==> flow/design.v <==
`timescale 1ns / 1ps
module rise_detect(
    input clk,
    input rst,
    input d,
    output rise
);
reg d_q;
always @(posedge clk) begin
    if(rst)
        d_q <= 0;
    else
        d_q <= d;
end
assign rise = d & ~d_q;
endmodule
`timescale 1ns / 1ps
module divider
#(parameter COUNT = 32'd499)
(
	input clk,
    input rst,
    input en,
    output divided_clk
    );
reg [31:0] count;
reg div_temp;
always @(posedge clk) begin
    if(rst) begin
        count <= 0;
        div_temp <= 0;
    end else if(en) begin
        count <= count + 1;
	    if(count == COUNT)
	    begin
	       count <= 0;
	       div_temp <= ~div_temp;
	    end
    end
end 
assign divided_clk = div_temp;
endmodule
`timescale 1ns / 1ps
module eight_bit_counter
#(parameter COUNT = 5)
(
    input wire clk,
    input wire rst,
    input wire tick,
    input wire reset_count,
    output wire rollover,
    output wire [7:0] count_out
);
reg int_rollover;
reg [7:0] int_count;
always @(posedge clk) begin
    if(rst || reset_count) begin
        int_count <= 0;
        int_rollover <= 0;
    end else if(tick) begin
        if(int_count == COUNT) begin
            int_count <= 0;
            int_rollover <= 1;
        end else begin
            int_count <= int_count + 1;
            int_rollover <= 0;
        end
    end 
end
assign rollover = int_rollover;
assign count_out = int_count;
endmodule
`timescale 1ns / 1ps
module bin_to_decimal(
	input [15:0] B,
	output reg [19:0] bcdout
	);
	reg [35:0] z;
	integer i;
always @(*)
  begin
    for(i = 0; i <= 35; i = i+1)
	z[i] = 0;
    z[18:3] = B;  
    repeat(13)
	 begin
	if(z[19:16] > 4)	
		z[19:16] = z[19:16] + 3;
	if(z[23:20] > 4) 	
		z[23:20] = z[23:20] + 3;
	if(z[27:24] > 4) 	
		z[27:24] = z[27:24] + 3;
	if(z[31:28] > 4) 	
		z[31:28] = z[31:28] + 3;
	if(z[35:32] > 4) 	
		z[35:32] = z[35:32] + 3;
	z[35:1] = z[34:0];
    end      
    bcdout = z[35:16]; 
  end         
endmodule
`timescale 1ns / 1ps
module increment_selector(
input selector,
input in_0,
input in_1,
output signal
    );
reg signal_temp;
always @(*) begin
    if(selector) begin
        signal_temp <= in_0;
    end else begin
        signal_temp <= in_1;
    end
end
assign signal = signal_temp;
endmodule
`timescale 1ns / 1ps
module count_time(
input master_clock,
input rst,
input set_time,
input increment_hours,
input increment_minutes,
output [5:0] raw_value_mins,
output [5:0] raw_value_hrs,
output [7:0] hours_bcd,
output [7:0] minutes_bcd,
output [7:0] seconds_bcd
    );
wire minutes_increment;
wire hours_increment;
wire seconds_ticker;
wire minutes_ticker;
wire hours_ticker;
wire [7:0] seconds_raw_value;
wire [7:0] minutes_raw_value;
wire [7:0] hours_raw_value;
wire seconds_tick;
wire minutes_tick;
wire hours_tick;
assign raw_value_hrs = hours_raw_value[5:0];
assign raw_value_mins = minutes_raw_value[5:0];
divider u1(
.clk(master_clock),
.rst(rst),
.en(1'b1),
.divided_clk(seconds_ticker)
);
rise_detect u1_edge(
.clk(master_clock),
.rst(rst),
.d(seconds_ticker),
.rise(seconds_tick)
);
eight_bit_counter #(.COUNT(59)) u2 (
.clk(master_clock),
.rst(rst),
.tick(seconds_tick),
.reset_count(1'b0),
.rollover(minutes_ticker),
.count_out(seconds_raw_value[7:0])
);
increment_selector u3(
.selector(set_time),
.in_0(increment_minutes),
.in_1(minutes_ticker),
.signal(minutes_increment)
);
rise_detect u3_edge(
.clk(master_clock),
.rst(rst),
.d(minutes_increment),
.rise(minutes_tick)
);
eight_bit_counter #(.COUNT(59)) u4 (
.clk(master_clock),
.rst(rst),
.tick(minutes_tick),
.reset_count(1'b0),
.count_out(minutes_raw_value[7:0]),
.rollover(hours_ticker)
);
increment_selector u5(
.selector(set_time),
.in_0(increment_hours),
.in_1(hours_ticker),
.signal(hours_increment)
);
rise_detect u5_edge(
.clk(master_clock),
.rst(rst),
.d(hours_increment),
.rise(hours_tick)
);
eight_bit_counter #(.COUNT(23)) u6 (
.clk(master_clock),
.rst(rst),
.tick(hours_tick),
.reset_count(1'b0),
.rollover(),
.count_out(hours_raw_value)
);
bin_to_decimal u7(
.B(seconds_raw_value[7:0]),
.bcdout(seconds_bcd)
);
bin_to_decimal u8(
.B(minutes_raw_value[7:0]),
.bcdout(minutes_bcd)
);
bin_to_decimal u9(
.B(hours_raw_value[7:0]),
.bcdout(hours_bcd)
);
endmodule
`timescale 1ns / 1ps
module debounce_button(
input clk,
input rst,
input debounce_in,
output debounce_out
    );
wire q_temp1;
wire q_temp2;
wire q_temp3;
wire q_temp3_bar;
wire slow_clk;
wire slow_tick;
assign q_temp3_bar = ~q_temp3;
assign debounce_out = q_temp3_bar & q_temp2;
d_flipflop u1(
.clk(clk),
.rst(rst),
.en(slow_tick),
.D(debounce_in),
.Q(q_temp1)
);
d_flipflop u2(
.clk(clk),
.rst(rst),
.en(slow_tick),
.D(q_temp1),
.Q(q_temp2)
);
d_flipflop u3(
.clk(clk),
.rst(rst),
.en(slow_tick),
.D(q_temp2),
.Q(q_temp3)
);
divider #(.COUNT(32'd15)) u4(
.clk(clk),
.rst(rst),
.en(1'b1),
.divided_clk(slow_clk)
);
rise_detect u4_edge(
.clk(clk),
.rst(rst),
.d(slow_clk),
.rise(slow_tick)
);
endmodule
module d_flipflop(
input clk,
input rst,
input en,
input D,
output reg Q
);
always @(posedge clk)begin
    if(rst)
        Q <= 0;
    else if(en)
        Q <= D;
end
endmodule
`timescale 1ns / 1ps
module set_time(
input master_clk,
input rst,
input change_selection,
input increment_selection,
output reg set_minutes,
output reg set_hours
    );
reg previous_change_selection_state;
reg previous_increment_selection_state;
reg mode;
always @(posedge master_clk) begin
    if(rst) begin
        mode <= 0;
        previous_change_selection_state <= 0;
    end else if(change_selection && !previous_change_selection_state) begin
        mode <= ~mode;
        previous_change_selection_state <= 1;
    end else if (!change_selection && previous_change_selection_state) begin
        mode <= mode;
        previous_change_selection_state <= 0;
    end else begin
        mode <= mode;
        previous_change_selection_state <= previous_change_selection_state;
    end
end
always @(posedge master_clk) begin
    if(rst) begin
        set_minutes <= 0;
        set_hours <= 0;
        previous_increment_selection_state <= 0;
    end else if(increment_selection && (!previous_increment_selection_state)) begin
        if(mode) begin
             set_minutes <= 1;
             set_hours <= 0;         
        end else begin
             set_minutes <= 0;
             set_hours <= 1;   
        end
        previous_increment_selection_state <= 1;
    end else if(!increment_selection && previous_increment_selection_state) begin
        set_minutes <= 0;
        set_hours <= 0; 
        previous_increment_selection_state <= 0;
    end else begin
        set_minutes <= 0;
        set_hours <= 0; 
        previous_increment_selection_state <= previous_increment_selection_state;
    end    
end    
endmodule
`timescale 1ns / 1ps
module stopwatch(
input master_clock,
input rst,
input enable,
input trigger,
input reset,
output [7:0] seconds_bcd,
output [7:0] milliseconds_bcd
    );
reg master_clock_mux;
reg trigger_enable;
reg previous_state;
wire milliseconds_tick;
wire seconds_tick;
wire milliseconds_ticker;
wire seconds_ticker;
wire [7:0] milliseconds_raw_value;
wire [7:0] seconds_raw_value;
always @(posedge master_clock) begin
    if(rst) begin
        trigger_enable <= 0;
        previous_state <= 0;
    end else if(trigger && !previous_state) begin
        trigger_enable <= ~trigger_enable;
        previous_state <= 1;
    end else if (!trigger && previous_state) begin
        trigger_enable <= trigger_enable;
        previous_state <= 0;
    end else begin
        trigger_enable <= trigger_enable;
        previous_state <= previous_state;
    end
end
always @(*) begin
    if(enable && trigger_enable) begin
        master_clock_mux = 1'b1;
    end
    else begin
        master_clock_mux = 1'b0;
    end
end
divider #(.COUNT(32'd4)) u1(
.clk(master_clock),
.rst(rst),
.en(master_clock_mux),
.divided_clk(milliseconds_ticker)
);
rise_detect u1_edge(
.clk(master_clock),
.rst(rst),
.d(milliseconds_ticker),
.rise(milliseconds_tick)
);
eight_bit_counter #(.COUNT(99)) u2 (
.clk(master_clock),
.rst(rst),
.tick(milliseconds_tick),
.reset_count(reset),
.count_out(milliseconds_raw_value[7:0]),
.rollover(seconds_ticker)
);
rise_detect u2_edge(
.clk(master_clock),
.rst(rst),
.d(seconds_ticker),
.rise(seconds_tick)
);
eight_bit_counter #(.COUNT(99)) u3 (
.clk(master_clock),
.rst(rst),
.tick(seconds_tick),
.rollover(),
.reset_count(reset),
.count_out(seconds_raw_value[7:0])
);
bin_to_decimal u4(
.B(milliseconds_raw_value[7:0]),
.bcdout(milliseconds_bcd)
);
bin_to_decimal u5(
.B(seconds_raw_value[7:0]),
.bcdout(seconds_bcd)
);
endmodule
`timescale 1ns / 1ps
module alarm(
input [5:0] alarm_mins,
input [5:0] alarm_hours,
input [5:0] mins_value,
input [5:0] hours_value,
output reg [15:0] flash
    );
always @(*) begin
    if((mins_value == alarm_mins) && (hours_value == alarm_hours)) begin
        flash <= 16'b1111111111111111;
    end else begin
        flash <= 0;
    end
end    
endmodule
`timescale 1ns / 1ps
module converter(
input [1:0] converter_input,
output reg [3:0] converter_output
    );
always @(*) begin
    case(converter_input)
        2'b00 : converter_output <= 4'b0001;
        2'b01 : converter_output <= 4'b0010;
        2'b10 : converter_output <= 4'b0100;
        default : converter_output <= 4'b1000;
    endcase
end   
endmodule
`timescale 1ns / 1ps
module mux
(
input selector,
input [15:0] group0,
input [15:0] group1,
output [15:0] group_out
);
reg [15:0] group_temp;    
assign group_out[15:0] = group_temp[15:0];  
always @(*) begin
    if(selector == 0) begin
        group_temp[15:0] <= group0[15:0];
    end
    else begin
        group_temp[15:0] <= group1[15:0];
    end
end    
endmodule
`timescale 1ns / 1ps
module display_demux(
input [1:0] mode,
input [15:0] clock_module_bcd,
input [15:0] stop_watch_bcd,
input [15:0] set_alarm_bcd,
output reg [15:0] output_bcd
);
always @(*) begin
    case(mode)
        2'b00 : output_bcd <= clock_module_bcd;
        2'b01 : output_bcd <= stop_watch_bcd;
        2'b10 : output_bcd <= clock_module_bcd;
        default : output_bcd <= set_alarm_bcd;
    endcase
end
endmodule
`timescale 1ns / 1ps
module seg7decimal(
	 input [15:0] x,
    input clk,
    input rst,
    input clr,
    output reg [6:0] a_to_g,
    output reg [3:0] an,
    output wire dp 
	 );
wire [1:0] s;	 
reg [3:0] digit;
wire [3:0] aen;
reg [3:0] clkdiv;
assign dp = 1;
assign s = clkdiv[3:2];
assign aen = 4'b1111;  
always @(posedge clk) 
	if (rst) digit <= 4'd0; else
	case(s)
	0:digit <= x[3:0];  
	1:digit <= x[7:4];  
	2:digit <= x[11:8];  
	3:digit <= x[15:12];  
	default:digit <= x[3:0];
	endcase
	always @(*)
case(digit)
0:a_to_g = 7'b1000000; 
1:a_to_g = 7'b1111001; 
2:a_to_g = 7'b0100100; 
3:a_to_g = 7'b0110000; 
4:a_to_g = 7'b0011001; 
5:a_to_g = 7'b0010010; 
6:a_to_g = 7'b0000010; 
7:a_to_g = 7'b1111000; 
8:a_to_g = 7'b0000000; 
9:a_to_g = 7'b0010000; 
'hA:a_to_g = 7'b0111111;  
'hB:a_to_g = 7'b1111111;  
'hC:a_to_g = 7'b1110111;
default: a_to_g = 7'b0000000;  
endcase
always @(*)begin
an=4'b1111;
if(aen[s] == 1)
an[s] = 0;
end
always @(posedge clk) begin
if ( clr == 1 || rst == 1)
clkdiv <= 0;
else
clkdiv <= clkdiv+1;
end
endmodule
`timescale 1ns / 1ps
 module Basys3_Abacus_Top(
	 input clk,
	 input rst,
    input btnC,
    input btnR,
    input btnU,
    input [15:0] sw,
     output [6:0] seg,
     output dp,
     output [3:0] an,
     output [15:0] led
 );
wire[15:0] seven_seg_input;
wire[15:0] clock_module_mux_output;
wire[15:0] joiner;
wire [7:0] hours_bcd;
wire [7:0] minutes_bcd;
wire [7:0] seconds_bcd;
wire [7:0] stopwatch_ms_bcd;
wire [7:0] stopwatch_s_bcd;
wire clock_mode;
wire stop_watch_mode;
wire set_time_mode;
wire set_alarm_mode;
wire set_time_inc_mins;
wire set_time_inc_hours;
wire [5:0] raw_value_mins;
wire [5:0] raw_value_hrs;
wire btnC_debounced;
wire btnU_debounced;
wire btnR_debounced;
debounce_button u_btnc(
.clk(clk),
.rst(rst),
.debounce_in(btnC),
.debounce_out(btnC_debounced)
);
debounce_button u_btnu(
.clk(clk),
.rst(rst),
.debounce_in(btnU),
.debounce_out(btnU_debounced)
);
debounce_button u_btnR(
.clk(clk),
.rst(rst),
.debounce_in(btnR),
.debounce_out(btnR_debounced)
);
converter u_mode(
.converter_input({sw[1],sw[0]}),
.converter_output({set_alarm_mode, set_time_mode, stop_watch_mode, clock_mode})
);
alarm u_alarm(
.alarm_mins(sw[9:4]),
.alarm_hours(sw[15:10]),
.mins_value(raw_value_mins),
.hours_value(raw_value_hrs),
.flash(led)
);
count_time u1(
.master_clock(clk),
.rst(rst),
.set_time(set_time_mode),
.increment_hours(set_time_inc_hours),
.increment_minutes(set_time_inc_mins),
.raw_value_mins(raw_value_mins),
.raw_value_hrs(raw_value_hrs),
.hours_bcd(hours_bcd),
.minutes_bcd(minutes_bcd),
.seconds_bcd(seconds_bcd)
);
mux u2(
.selector(btnC),
.group0({hours_bcd[7:0], minutes_bcd[7:0]}),
.group1(seconds_bcd[7:0]),
.group_out(clock_module_mux_output[15:0])
);
stopwatch u3
(
.master_clock(clk),
.rst(rst),
.enable(stop_watch_mode),
.trigger(btnC_debounced),
.reset(btnR_debounced),
.seconds_bcd(stopwatch_s_bcd),
.milliseconds_bcd(stopwatch_ms_bcd)
);
set_time u_set_time(
.master_clk(clk),
.rst(rst),
.change_selection(btnR_debounced),
.increment_selection(btnU_debounced),
.set_minutes(set_time_inc_mins),
.set_hours(set_time_inc_hours)
    );
display_demux u_display_demux(
.mode({sw[1],sw[0]}),
.clock_module_bcd(clock_module_mux_output),
.stop_watch_bcd({stopwatch_s_bcd, stopwatch_ms_bcd}),
.set_alarm_bcd(16'd0),
.output_bcd(seven_seg_input)
);
seg7decimal u5 (
.x(seven_seg_input[15:0]),
.clk(clk),
.rst(rst),
.clr(1'b0),
.a_to_g(seg),
.an(an),
.dp(dp)
);
endmodule
### Reports on Basys3_Abacus_Top

Tool output for the design above before and after an edit, in the order of the flow.
Lines under "original" count in the file above, lines under "edited" in the edited file.
"change": "edited" minus "original" as printed here. "relative change": 100 x difference / "original".
Library cell names are shortened.
A cell with -- has no value.

| set-up | value |
|---|---|
| top module | Basys3_Abacus_Top |
| clock input | clk |
| cell library | sky130hd |
| timing corner | tt_025C_1v80 |

### Diff

The edit as a unified diff against the file above.
This change comes from a script, not from a designer. The edited design behaves differently; no optimisation was intended.

```diff
@@ -87,5 +87,5 @@
 	if(z[19:16] > 4)	
 		z[19:16] = z[19:16] + 3;
-	if(z[23:20] > 4) 	
+	if(z[23:20] != 4) 	
 		z[23:20] = z[23:20] + 3;
 	if(z[27:24] > 4) 	
```

### Word-level counts

Yosys after proc, flatten, opt, wreduce and memory -nomap, before mapping. Print and check cells are not counted.
Yosys's memory passes give these memory sizes; they may raise the number of words (mostly to a power of two), join words into wider ones and drop unused or constant bits.

Bit counts:

| item | original | edited | change | relative change (%) |
|---|---|---|---|---|
| bits in registers | 236 | 236 | 0 | 0.00 |
| word width x clocked read ports | 7 | 7 | 0 | 0.00 |
| ROM bits | 112 | 112 | 0 | 0.00 |
| word-level cells | 357 | 347 | -10 | -2.80 |
| output and inout port bits | 28 | 28 | 0 | 0.00 |
| memory cells | 1 | 1 | 0 | 0.00 |
| input bits | 21 | 21 | 0 | 0.00 |

Operators by class:

| item | original | edited | change | relative change (%) |
|---|---|---|---|---|
| bitwise gates (word level) | 32 | 32 | 0 | 0.00 |
| equal/unequal tests | 17 | 42 | +25 | +147.06 |
| reduce/logical cells | 27 | 27 | 0 | 0.00 |
| shift-type cells | 3 | 3 | 0 | 0.00 |
| order comparisons | 65 | 35 | -30 | -46.15 |
| muxes and demuxes | 92 | 87 | -5 | -5.43 |
| $add $sub $neg | 77 | 77 | 0 | 0.00 |

Memory list:

| item | original | edited |
|---|---|---|
| shape (words x width / read and write ports) | 16x7 r1 w0 | 16x7 r1 w0 |

Operators by type and width:

| kind | original | edited | change | relative change (%) |
|---|---|---|---|---|
| > comparator 4 x 3 -> 1 bit with constant B | 55 | 30 | -25 | -45.45 |
| != test 4 x 3 -> 1 bit with constant B | 0 | 25 | +25 | -- |
| 2-to-1 mux 3 bit | 35 | 30 | -5 | -14.29 |
| adder 1 x 2 -> 3 bit with constant A and B | 5 | 0 | -5 | -100.00 |
| > comparator 1 x 3 -> 1 bit with constant A and B | 5 | 0 | -5 | -100.00 |
| adder 2 x 2 -> 3 bit with constant A and B | 0 | 5 | +5 | -- |
| 2-to-1 mux 4 bit | 32 | 32 | 0 | 0.00 |
| adder 4 x 2 -> 4 bit with constant B | 30 | 30 | 0 | 0.00 |
| adder 3 x 2 -> 3 bit with constant B | 25 | 25 | 0 | 0.00 |
| NOT 1 bit | 19 | 19 | 0 | 0.00 |
| 2-to-1 mux 1 bit | 14 | 14 | 0 | 0.00 |
| bitwise AND 1 bit | 11 | 11 | 0 | 0.00 |
| logical AND 1 bit | 8 | 8 | 0 | 0.00 |
| logical NOT 1 bit | 6 | 6 | 0 | 0.00 |
| OR reduction 2 bit | 6 | 6 | 0 | 0.00 |
| adder 1 x 2 -> 3 bit with constant B | 5 | 5 | 0 | 0.00 |
| adder 32 x 1 -> 32 bit with constant B | 5 | 5 | 0 | 0.00 |
| adder 8 x 1 -> 8 bit with constant B | 5 | 5 | 0 | 0.00 |
| > comparator 1 x 3 -> 1 bit with constant B | 5 | 5 | 0 | 0.00 |
| 2-to-1 mux 8 bit | 5 | 5 | 0 | 0.00 |
| equality test 2 bit with constant B | 3 | 3 | 0 | 0.00 |
| equality test 32 x 4 -> 1 bit with constant B | 3 | 3 | 0 | 0.00 |
| nonzero test 2 bit | 3 | 3 | 0 | 0.00 |
| equality test 2 x 1 -> 1 bit with constant B | 2 | 2 | 0 | 0.00 |
| equality test 6 bit | 2 | 2 | 0 | 0.00 |
| equality test 8 x 6 -> 1 bit with constant B | 2 | 2 | 0 | 0.00 |
| equality test 8 x 7 -> 1 bit with constant B | 2 | 2 | 0 | 0.00 |
| logical NOT 2 bit | 2 | 2 | 0 | 0.00 |

The list need not be complete.

### Logic depth

Longest topological path by Yosys (ltp), each cell counted once; first at word level (registers and memories cut), then after technology mapping (sequential cells cut; the memories' decode and read muxes count).

Logic depth:

| item | original | edited | change | relative change (%) |
|---|---|---|---|---|
| depth in word-level cells | 18 | 18 | 0 | 0.00 |
| ABC_AREA | 0 | 0 | -- | -- |
| depth in mapped cells | 30 | 34 | +4 | +13.33 |
| depth with buffers taken out | 30 | 33 | +3 | +10.00 |

### After synthesis

Yosys stat after the flow's synthesis: flattened, memories mapped to cells. It holds for the ABC_AREA given above (unset counts as 0); a run with the other value may have another netlist.

Cells by type:

| cell | original | edited | change | relative change (%) |
|---|---|---|---|---|
| clkbuf_1 | 77 | 48 | -29 | -37.66 |
| nand3_1 | 94 | 72 | -22 | -23.40 |
| nor2_1 | 318 | 302 | -16 | -5.03 |
| nand2b_1 | 29 | 15 | -14 | -48.28 |
| ha_1 | 81 | 94 | +13 | +16.05 |
| mux2_2 | 3 | 14 | +11 | +366.67 |
| xor2_1 | 112 | 103 | -9 | -8.04 |
| xnor2_1 | 100 | 108 | +8 | +8.00 |
| nand4_1 | 56 | 48 | -8 | -14.29 |
| nor3_1 | 41 | 33 | -8 | -19.51 |
| a221o_1 | 10 | 2 | -8 | -80.00 |
| inv_1 | 76 | 83 | +7 | +9.21 |
| or3_1 | 27 | 34 | +7 | +25.93 |
| o31ai_1 | 13 | 6 | -7 | -53.85 |
| a221oi_1 | 11 | 4 | -7 | -63.64 |
| nor3b_1 | 5 | 12 | +7 | +140.00 |
| a31oi_1 | 19 | 13 | -6 | -31.58 |
| o211ai_1 | 18 | 12 | -6 | -33.33 |

The list need not be complete.

Synthesis totals:

| item | original | edited | change | relative change (%) |
|---|---|---|---|---|
| standard cells after synthesis | 2,037 | 1,930 | -107 | -5.25 |
| buffers | 109 | 86 | -23 | -21.10 |
| synthesis area (µm²) | 16,090.4 | 15,593.7 | -496.7 | -3.09 |
| mapped flip-flops | 243 | 243 | 0 | 0.00 |

By module: a second synthesis without flattening, with its own total; a netlist apart from the flattened one above.

Second synthesis, totals:

| item | original | edited | change | relative change (%) |
|---|---|---|---|---|
| cells (unflattened synthesis) | 5,422 | 5,397 | -25 | -0.46 |
| area (unflattened synthesis) (µm²) | 39,995.9 | 39,330.2 | -665.7 | -1.66 |

Each row is one instance without its submodules.

Modules, original:

| module | area (µm²) | instances | cells |
|---|---|---|---|
| bin_to_decimal | 5,398.9 | 5 | 794 |
| divider (COUNT=15) | 1,612.8 | 3 | 187 |
| divider (COUNT=4) | 1,711.6 | 1 | 203 |
| divider | 1,627.8 | 1 | 190 |
| eight_bit_counter (COUNT=99) | 435.4 | 2 | 47 |
| eight_bit_counter (COUNT=59) | 434.2 | 2 | 47 |
| seg7decimal | 749.5 | 1 | 70 |
| eight_bit_counter (COUNT=23) | 406.6 | 1 | 45 |
| rise_detect | 47.5 | 8 | 3 |
| display_demux | 345.3 | 1 | 53 |
| d_flipflop | 33.8 | 9 | 3 |
| mux | 249.0 | 1 | 18 |
| alarm | 246.5 | 1 | 31 |
| set_time | 190.2 | 1 | 17 |

original: Further modules, not shown: 6.

Modules, edited:

| module | area (µm²) | instances | cells |
|---|---|---|---|
| bin_to_decimal | 5,266.3 | 5 | 789 |
| divider (COUNT=15) | 1,612.8 | 3 | 187 |
| divider (COUNT=4) | 1,711.6 | 1 | 203 |
| divider | 1,627.8 | 1 | 190 |
| eight_bit_counter (COUNT=99) | 435.4 | 2 | 47 |
| eight_bit_counter (COUNT=59) | 434.2 | 2 | 47 |
| seg7decimal | 747.0 | 1 | 70 |
| eight_bit_counter (COUNT=23) | 406.6 | 1 | 45 |
| rise_detect | 47.5 | 8 | 3 |
| display_demux | 345.3 | 1 | 53 |
| d_flipflop | 33.8 | 9 | 3 |
| mux | 249.0 | 1 | 18 |
| alarm | 246.5 | 1 | 31 |
| set_time | 190.2 | 1 | 17 |

edited: Further modules, not shown: 6.

### Worst setup path after synthesis

Path of least setup slack by OpenSTA after synthesis, without wires, with an ideal clock, recovery checks aside; 20% of the period is set as input and as output delay. Where synthesis merged equal registers, the netlist keeps one of their names.

Path after synthesis:

| item | original | edited | change | relative change (%) |
|---|---|---|---|---|
| path kind | register to register | register to register | -- | -- |
| start point | register u3.u2.int_count[5] | register u3.u3.int_count[5] | -- | -- |
| end point | register (no name shown) | register (no name shown) | -- | -- |
| driving pins on the path | 31 | 31 | 0 | 0.00 |
| path delay (ns) | 5.686 | 6.132 | +0.446 | +7.84 |
| buffers on the path | 0 | 0 | 0 | -- |
| data arrival time (ns) | 5.614 | 5.998 | +0.384 | +6.84 |
| clock period (ns) | 10.0 | 10.0 | 0.0 | 0.00 |
| setup slack (ns) | 4.314 | 3.868 | -0.446 | -- |
| setup time (ns) | 0.072 | 0.134 | +0.062 | -- |
| launch time at the first pin (ns) | 0.000 | 0.000 | 0.000 | -- |
| data required time (ns) | 9.928 | 9.866 | -0.062 | -0.62 |
| synthesis period reached (ns) | 5.686 | 6.132 | +0.446 | +7.84 |

"path delay" is the arrival time less input delay plus setup time.
"driving pins on the path": output pins that drive a net of the path, with the launching flip-flop's if there is one; two outputs of one cell count as two.
"synthesis period reached" = period - worst setup slack (recovery checks aside). The figure is calculated, with input and output delays left at 20% of the set period.
The rows between start and end are the longest chain of elaborated cells between them; the timing report does not say that the signal goes this way. Where chains are equally long, one stands for them.
Each line given opens the expression or statement behind the cell; cells for indexed reads and writes are added by Yosys, which also makes memories of some case tables.
At most two assigning lines are given for a register; there are more.

| on the way, after synthesis, original | value |
|---|---|
| cells stage by stage | dfxtp_1 > inv_1 > ha_1 > inv_1 > ha_1 > xnor2_1 > ha_1 > or4_1 > and3_1 > inv_1 > ha_1 > a21oi_1 > o21a_1 > or2_2 > ha_1 > and3_1 > a32oi_1 > nand2_1 > a211o_1 > ha_1 > nor3b_1 > nor2_1 > o31a_1 > xor2_1 > a21oi_1 > a21oi_1 > nand3_1 > inv_1 > ha_1 > mux2_2 > mux2i_1 |
| length of the longest elaborated chain | 13 |
| elaborated cells between the ends (all ways) | 30 |
| RTL lines with such cells | 6 |
| classes of those cells | 9 x add/sub; 9 x compare; 12 x mux |

RTL lines, path after synthesis, original:

| item | line | text |
|---|---|---|
| start, declared | 55 | `reg [7:0] int_count;` |
| start, assigned | 58 | `int_count <= 0;` |
| start, assigned | 65 | `int_count <= int_count + 1;` |
| adder 4 x 2 -> 4 bit | 88 | `z[19:16] = z[19:16] + 3;` |
| 2-to-1 mux 4 bit | 87 | `if(z[19:16] > 4)` |
| > comparator 4 x 3 -> 1 bit | 87 |  |
| 2-to-1 mux 4 bit | 87 |  |
| > comparator 4 x 3 -> 1 bit | 87 |  |
| 2-to-1 mux 4 bit | 87 |  |
| > comparator 4 x 3 -> 1 bit | 87 |  |
| 2-to-1 mux 4 bit | 87 |  |
| adder 4 x 2 -> 4 bit | 88 |  |
| 2-to-1 mux 4 bit | 87 |  |
| case mux 16 bit (select 2 bit) | 476 | `case(mode)` |
| case mux 4 bit (select 4 bit) | 503 | `case(s)` |
| 2-to-1 mux 4 bit | -- |  |

| on the way, after synthesis, edited | value |
|---|---|
| cells stage by stage | dfxtp_1 > inv_1 > ha_1 > inv_1 > ha_1 > xor2_1 > inv_1 > ha_1 > o31ai_1 > and2_1 > inv_2 > ha_1 > or4_1 > o31ai_2 > or4_4 > nand2_1 > ha_1 > a211oi_1 > a221oi_1 > a211oi_1 > xnor2_1 > ha_1 > nor3_1 > mux2i_1 > nand2_1 > xnor2_1 > a311oi_2 > nor3_2 > inv_1 > ha_1 > mux4_2 |
| length of the longest elaborated chain | 13 |
| elaborated cells between the ends (all ways) | 30 |
| RTL lines with such cells | 6 |
| classes of those cells | 9 x add/sub; 5 x compare; 4 x eq/ne; 12 x mux |

RTL lines, path after synthesis, edited:

| item | line | text |
|---|---|---|
| start, declared | 55 | `reg [7:0] int_count;` |
| start, assigned | 58 | `int_count <= 0;` |
| start, assigned | 65 | `int_count <= int_count + 1;` |
| adder 4 x 2 -> 4 bit | 88 | `z[19:16] = z[19:16] + 3;` |
| 2-to-1 mux 4 bit | 87 | `if(z[19:16] > 4)` |
| > comparator 4 x 3 -> 1 bit | 87 |  |
| 2-to-1 mux 4 bit | 87 |  |
| > comparator 4 x 3 -> 1 bit | 87 |  |
| 2-to-1 mux 4 bit | 87 |  |
| > comparator 4 x 3 -> 1 bit | 87 |  |
| 2-to-1 mux 4 bit | 87 |  |
| adder 4 x 2 -> 4 bit | 88 |  |
| 2-to-1 mux 4 bit | 87 |  |
| case mux 16 bit (select 2 bit) | 476 | `case(mode)` |
| case mux 4 bit (select 4 bit) | 503 | `case(s)` |
| 2-to-1 mux 4 bit | -- |  |

### Worst path after layout

From the final timing report of the runs of pair A: the path of least setup slack in the routed layout; clock arrival at registers is part of the times.

Path after layout:

| item | original | edited | change | relative change (%) |
|---|---|---|---|---|
| path kind | register to register | register to register | -- | -- |
| start point | register u3.u2.int_count[5] | register u1.u2.int_count[5] | -- | -- |
| end point | register (no name shown) | register (no name shown) | -- | -- |
| launch time at the first pin (ns) | 0.54 | 0.57 | +0.03 | +5.56 |
| setup slack (ns) | 3.55 | 2.72 | -0.83 | -- |
| data required time (ns) | 10.48 | 10.44 | -0.04 | -0.38 |
| data arrival time (ns) | 6.93 | 7.72 | +0.79 | +11.40 |
| buffers on the path | 0 | 0 | 0 | -- |
| clock period (ns) | 10.0 | 10.0 | 0.0 | 0.00 |
| driving pins on the path | 31 | 32 | +1 | +3.23 |
| setup time (ns) | 0.07 | 0.12 | +0.05 | -- |

The rows between start and end are the longest chain of elaborated cells between them; the timing report does not say that the signal goes this way. Where chains are equally long, one stands for them.
At most two assigning lines are given for a register; there are more.

| on the way, after layout, original | value |
|---|---|
| cells stage by stage | dfxtp_1 > inv_1 > ha_1 > inv_1 > ha_1 > xnor2_1 > ha_1 > or4_1 > and3_1 > inv_1 > ha_1 > a21oi_1 > o21a_1 > or2_2 > ha_1 > and3_1 > a32oi_1 > nand2_1 > a211o_1 > ha_1 > nor3b_1 > nor2_1 > o31a_1 > xor2_1 > a21oi_1 > a21oi_1 > nand3_1 > inv_1 > ha_1 > mux2_2 > mux2i_1 |
| length of the longest elaborated chain | 13 |
| elaborated cells between the ends (all ways) | 30 |
| RTL lines with such cells | 6 |
| classes of those cells | 9 x add/sub; 9 x compare; 12 x mux |

RTL lines, path after layout, original:

| item | line | text |
|---|---|---|
| start, declared | 55 | `reg [7:0] int_count;` |
| start, assigned | 58 | `int_count <= 0;` |
| start, assigned | 65 | `int_count <= int_count + 1;` |
| adder 4 x 2 -> 4 bit | 88 | `z[19:16] = z[19:16] + 3;` |
| 2-to-1 mux 4 bit | 87 | `if(z[19:16] > 4)` |
| > comparator 4 x 3 -> 1 bit | 87 |  |
| 2-to-1 mux 4 bit | 87 |  |
| > comparator 4 x 3 -> 1 bit | 87 |  |
| 2-to-1 mux 4 bit | 87 |  |
| > comparator 4 x 3 -> 1 bit | 87 |  |
| 2-to-1 mux 4 bit | 87 |  |
| adder 4 x 2 -> 4 bit | 88 |  |
| 2-to-1 mux 4 bit | 87 |  |
| case mux 16 bit (select 2 bit) | 476 | `case(mode)` |
| case mux 4 bit (select 4 bit) | 503 | `case(s)` |
| 2-to-1 mux 4 bit | -- |  |

| on the way, after layout, edited | value |
|---|---|
| cells stage by stage | dfxtp_1 > inv_1 > ha_1 > inv_1 > ha_1 > xor2_1 > inv_1 > ha_1 > or4_1 > and3_4 > inv_1 > ha_1 > nor2_1 > a31oi_1 > nand4_1 > xnor2_1 > ha_1 > a2111oi_0 > a221oi_1 > a21o_1 > ha_1 > nand3b_1 > nand2b_1 > a211oi_1 > nor4_1 > o2111ai_1 > a311oi_2 > nor3_2 > inv_1 > ha_1 > inv_1 > mux4_2 |
| length of the longest elaborated chain | 14 |
| elaborated cells between the ends (all ways) | 31 |
| RTL lines with such cells | 7 |
| classes of those cells | 9 x add/sub; 5 x compare; 4 x eq/ne; 13 x mux |

RTL lines, path after layout, edited:

| item | line | text |
|---|---|---|
| start, declared | 55 | `reg [7:0] int_count;` |
| start, assigned | 58 | `int_count <= 0;` |
| start, assigned | 65 | `int_count <= int_count + 1;` |
| adder 4 x 2 -> 4 bit | 88 | `z[19:16] = z[19:16] + 3;` |
| 2-to-1 mux 4 bit | 87 | `if(z[19:16] > 4)` |
| > comparator 4 x 3 -> 1 bit | 87 |  |
| 2-to-1 mux 4 bit | 87 |  |
| > comparator 4 x 3 -> 1 bit | 87 |  |
| 2-to-1 mux 4 bit | 87 |  |
| > comparator 4 x 3 -> 1 bit | 87 |  |
| 2-to-1 mux 4 bit | 87 |  |
| adder 4 x 2 -> 4 bit | 88 |  |
| 2-to-1 mux 4 bit | 87 |  |
| 2-to-1 mux 16 bit | 459 | `if(selector == 0) begin` |
| case mux 16 bit (select 2 bit) | 476 | `case(mode)` |
| case mux 4 bit (select 4 bit) | 503 | `case(s)` |
| 2-to-1 mux 4 bit | -- |  |

### Flow runs

Both versions went through the flow (Yosys, OpenROAD) with the same settings in each pair. Constraints: input delay and output delay 20% of the set period each, output load 0.01 pF.

| settings, pair A | value |
|---|---|
| CORE_UTILIZATION | 40 |
| period_ns | 10.0 |
| CAP_MARGIN | 20 |
| CORE_MARGIN | 2 |
| SLEW_MARGIN | 20 |

Results, pair A:

| item | original | edited | change | relative change (%) |
|---|---|---|---|---|
| summed negative setup slack (ns) | 0.000 | 0.000 | 0.000 | -- |
| standard-cell area after layout (µm²) | 17,739.5 | 17,284.1 | -455.4 | -2.57 |
| die size (µm²) | 41,846.8 | 40,580.1 | -1,266.7 | -3.03 |
| clock period achieved (ns) | 6.451 | 7.279 | +0.828 | +12.84 |
| utilization after layout (%) | 44.6 | 44.8 | +0.2 | -- |
| area of the synthesized netlist (µm²) | 16,090.4 | 15,593.7 | -496.7 | -3.09 |
| setup slack of the worst path (ns) | 3.549 | 2.721 | -0.828 | -- |
| worst hold slack (ns) | 0.439 | 0.445 | +0.006 | -- |
| total power of the final layout (mW) | 2.113 | 2.080 | -0.033 | -1.56 |

| settings, pair B | value |
|---|---|
| CAP_MARGIN | 10 |
| CELL_PAD_IN_SITES_DETAIL_PLACEMENT | 2 |
| CORE_MARGIN | 6 |
| CORE_UTILIZATION | 18 |
| CTS_CLUSTER_DIAMETER | 251 |
| SLEW_MARGIN | 20 |
| period_ns | 7.02 |

Results, pair B:

| item | original | edited | change | relative change (%) |
|---|---|---|---|---|
| summed negative setup slack (ns) | 0.000 | 0.000 | 0.000 | -- |
| standard-cell area after layout (µm²) | 18,522.8 | 18,582.8 | +60.0 | +0.32 |
| die size (µm²) | 96,711.7 | 93,838.1 | -2,873.6 | -2.97 |
| clock period achieved (ns) | 6.684 | 6.964 | +0.280 | +4.19 |
| utilization after layout (%) | 20.9 | 21.8 | +0.9 | -- |
| area of the synthesized netlist (µm²) | 16,090.4 | 15,593.7 | -496.7 | -3.09 |
| setup slack of the worst path (ns) | 0.336 | 0.056 | -0.280 | -- |
| worst hold slack (ns) | 0.467 | 0.467 | 0.000 | -- |
| total power of the final layout (mW) | 3.015 | 3.152 | +0.137 | +4.54 |

"clock period achieved" is the run's clock period less its worst setup slack. It is reckoned from that one timing run; input and output delays stay at 20% of the period that was set.
"total power of the final layout" rests on the timing tool's default activity at the inputs, not on a simulated workload.
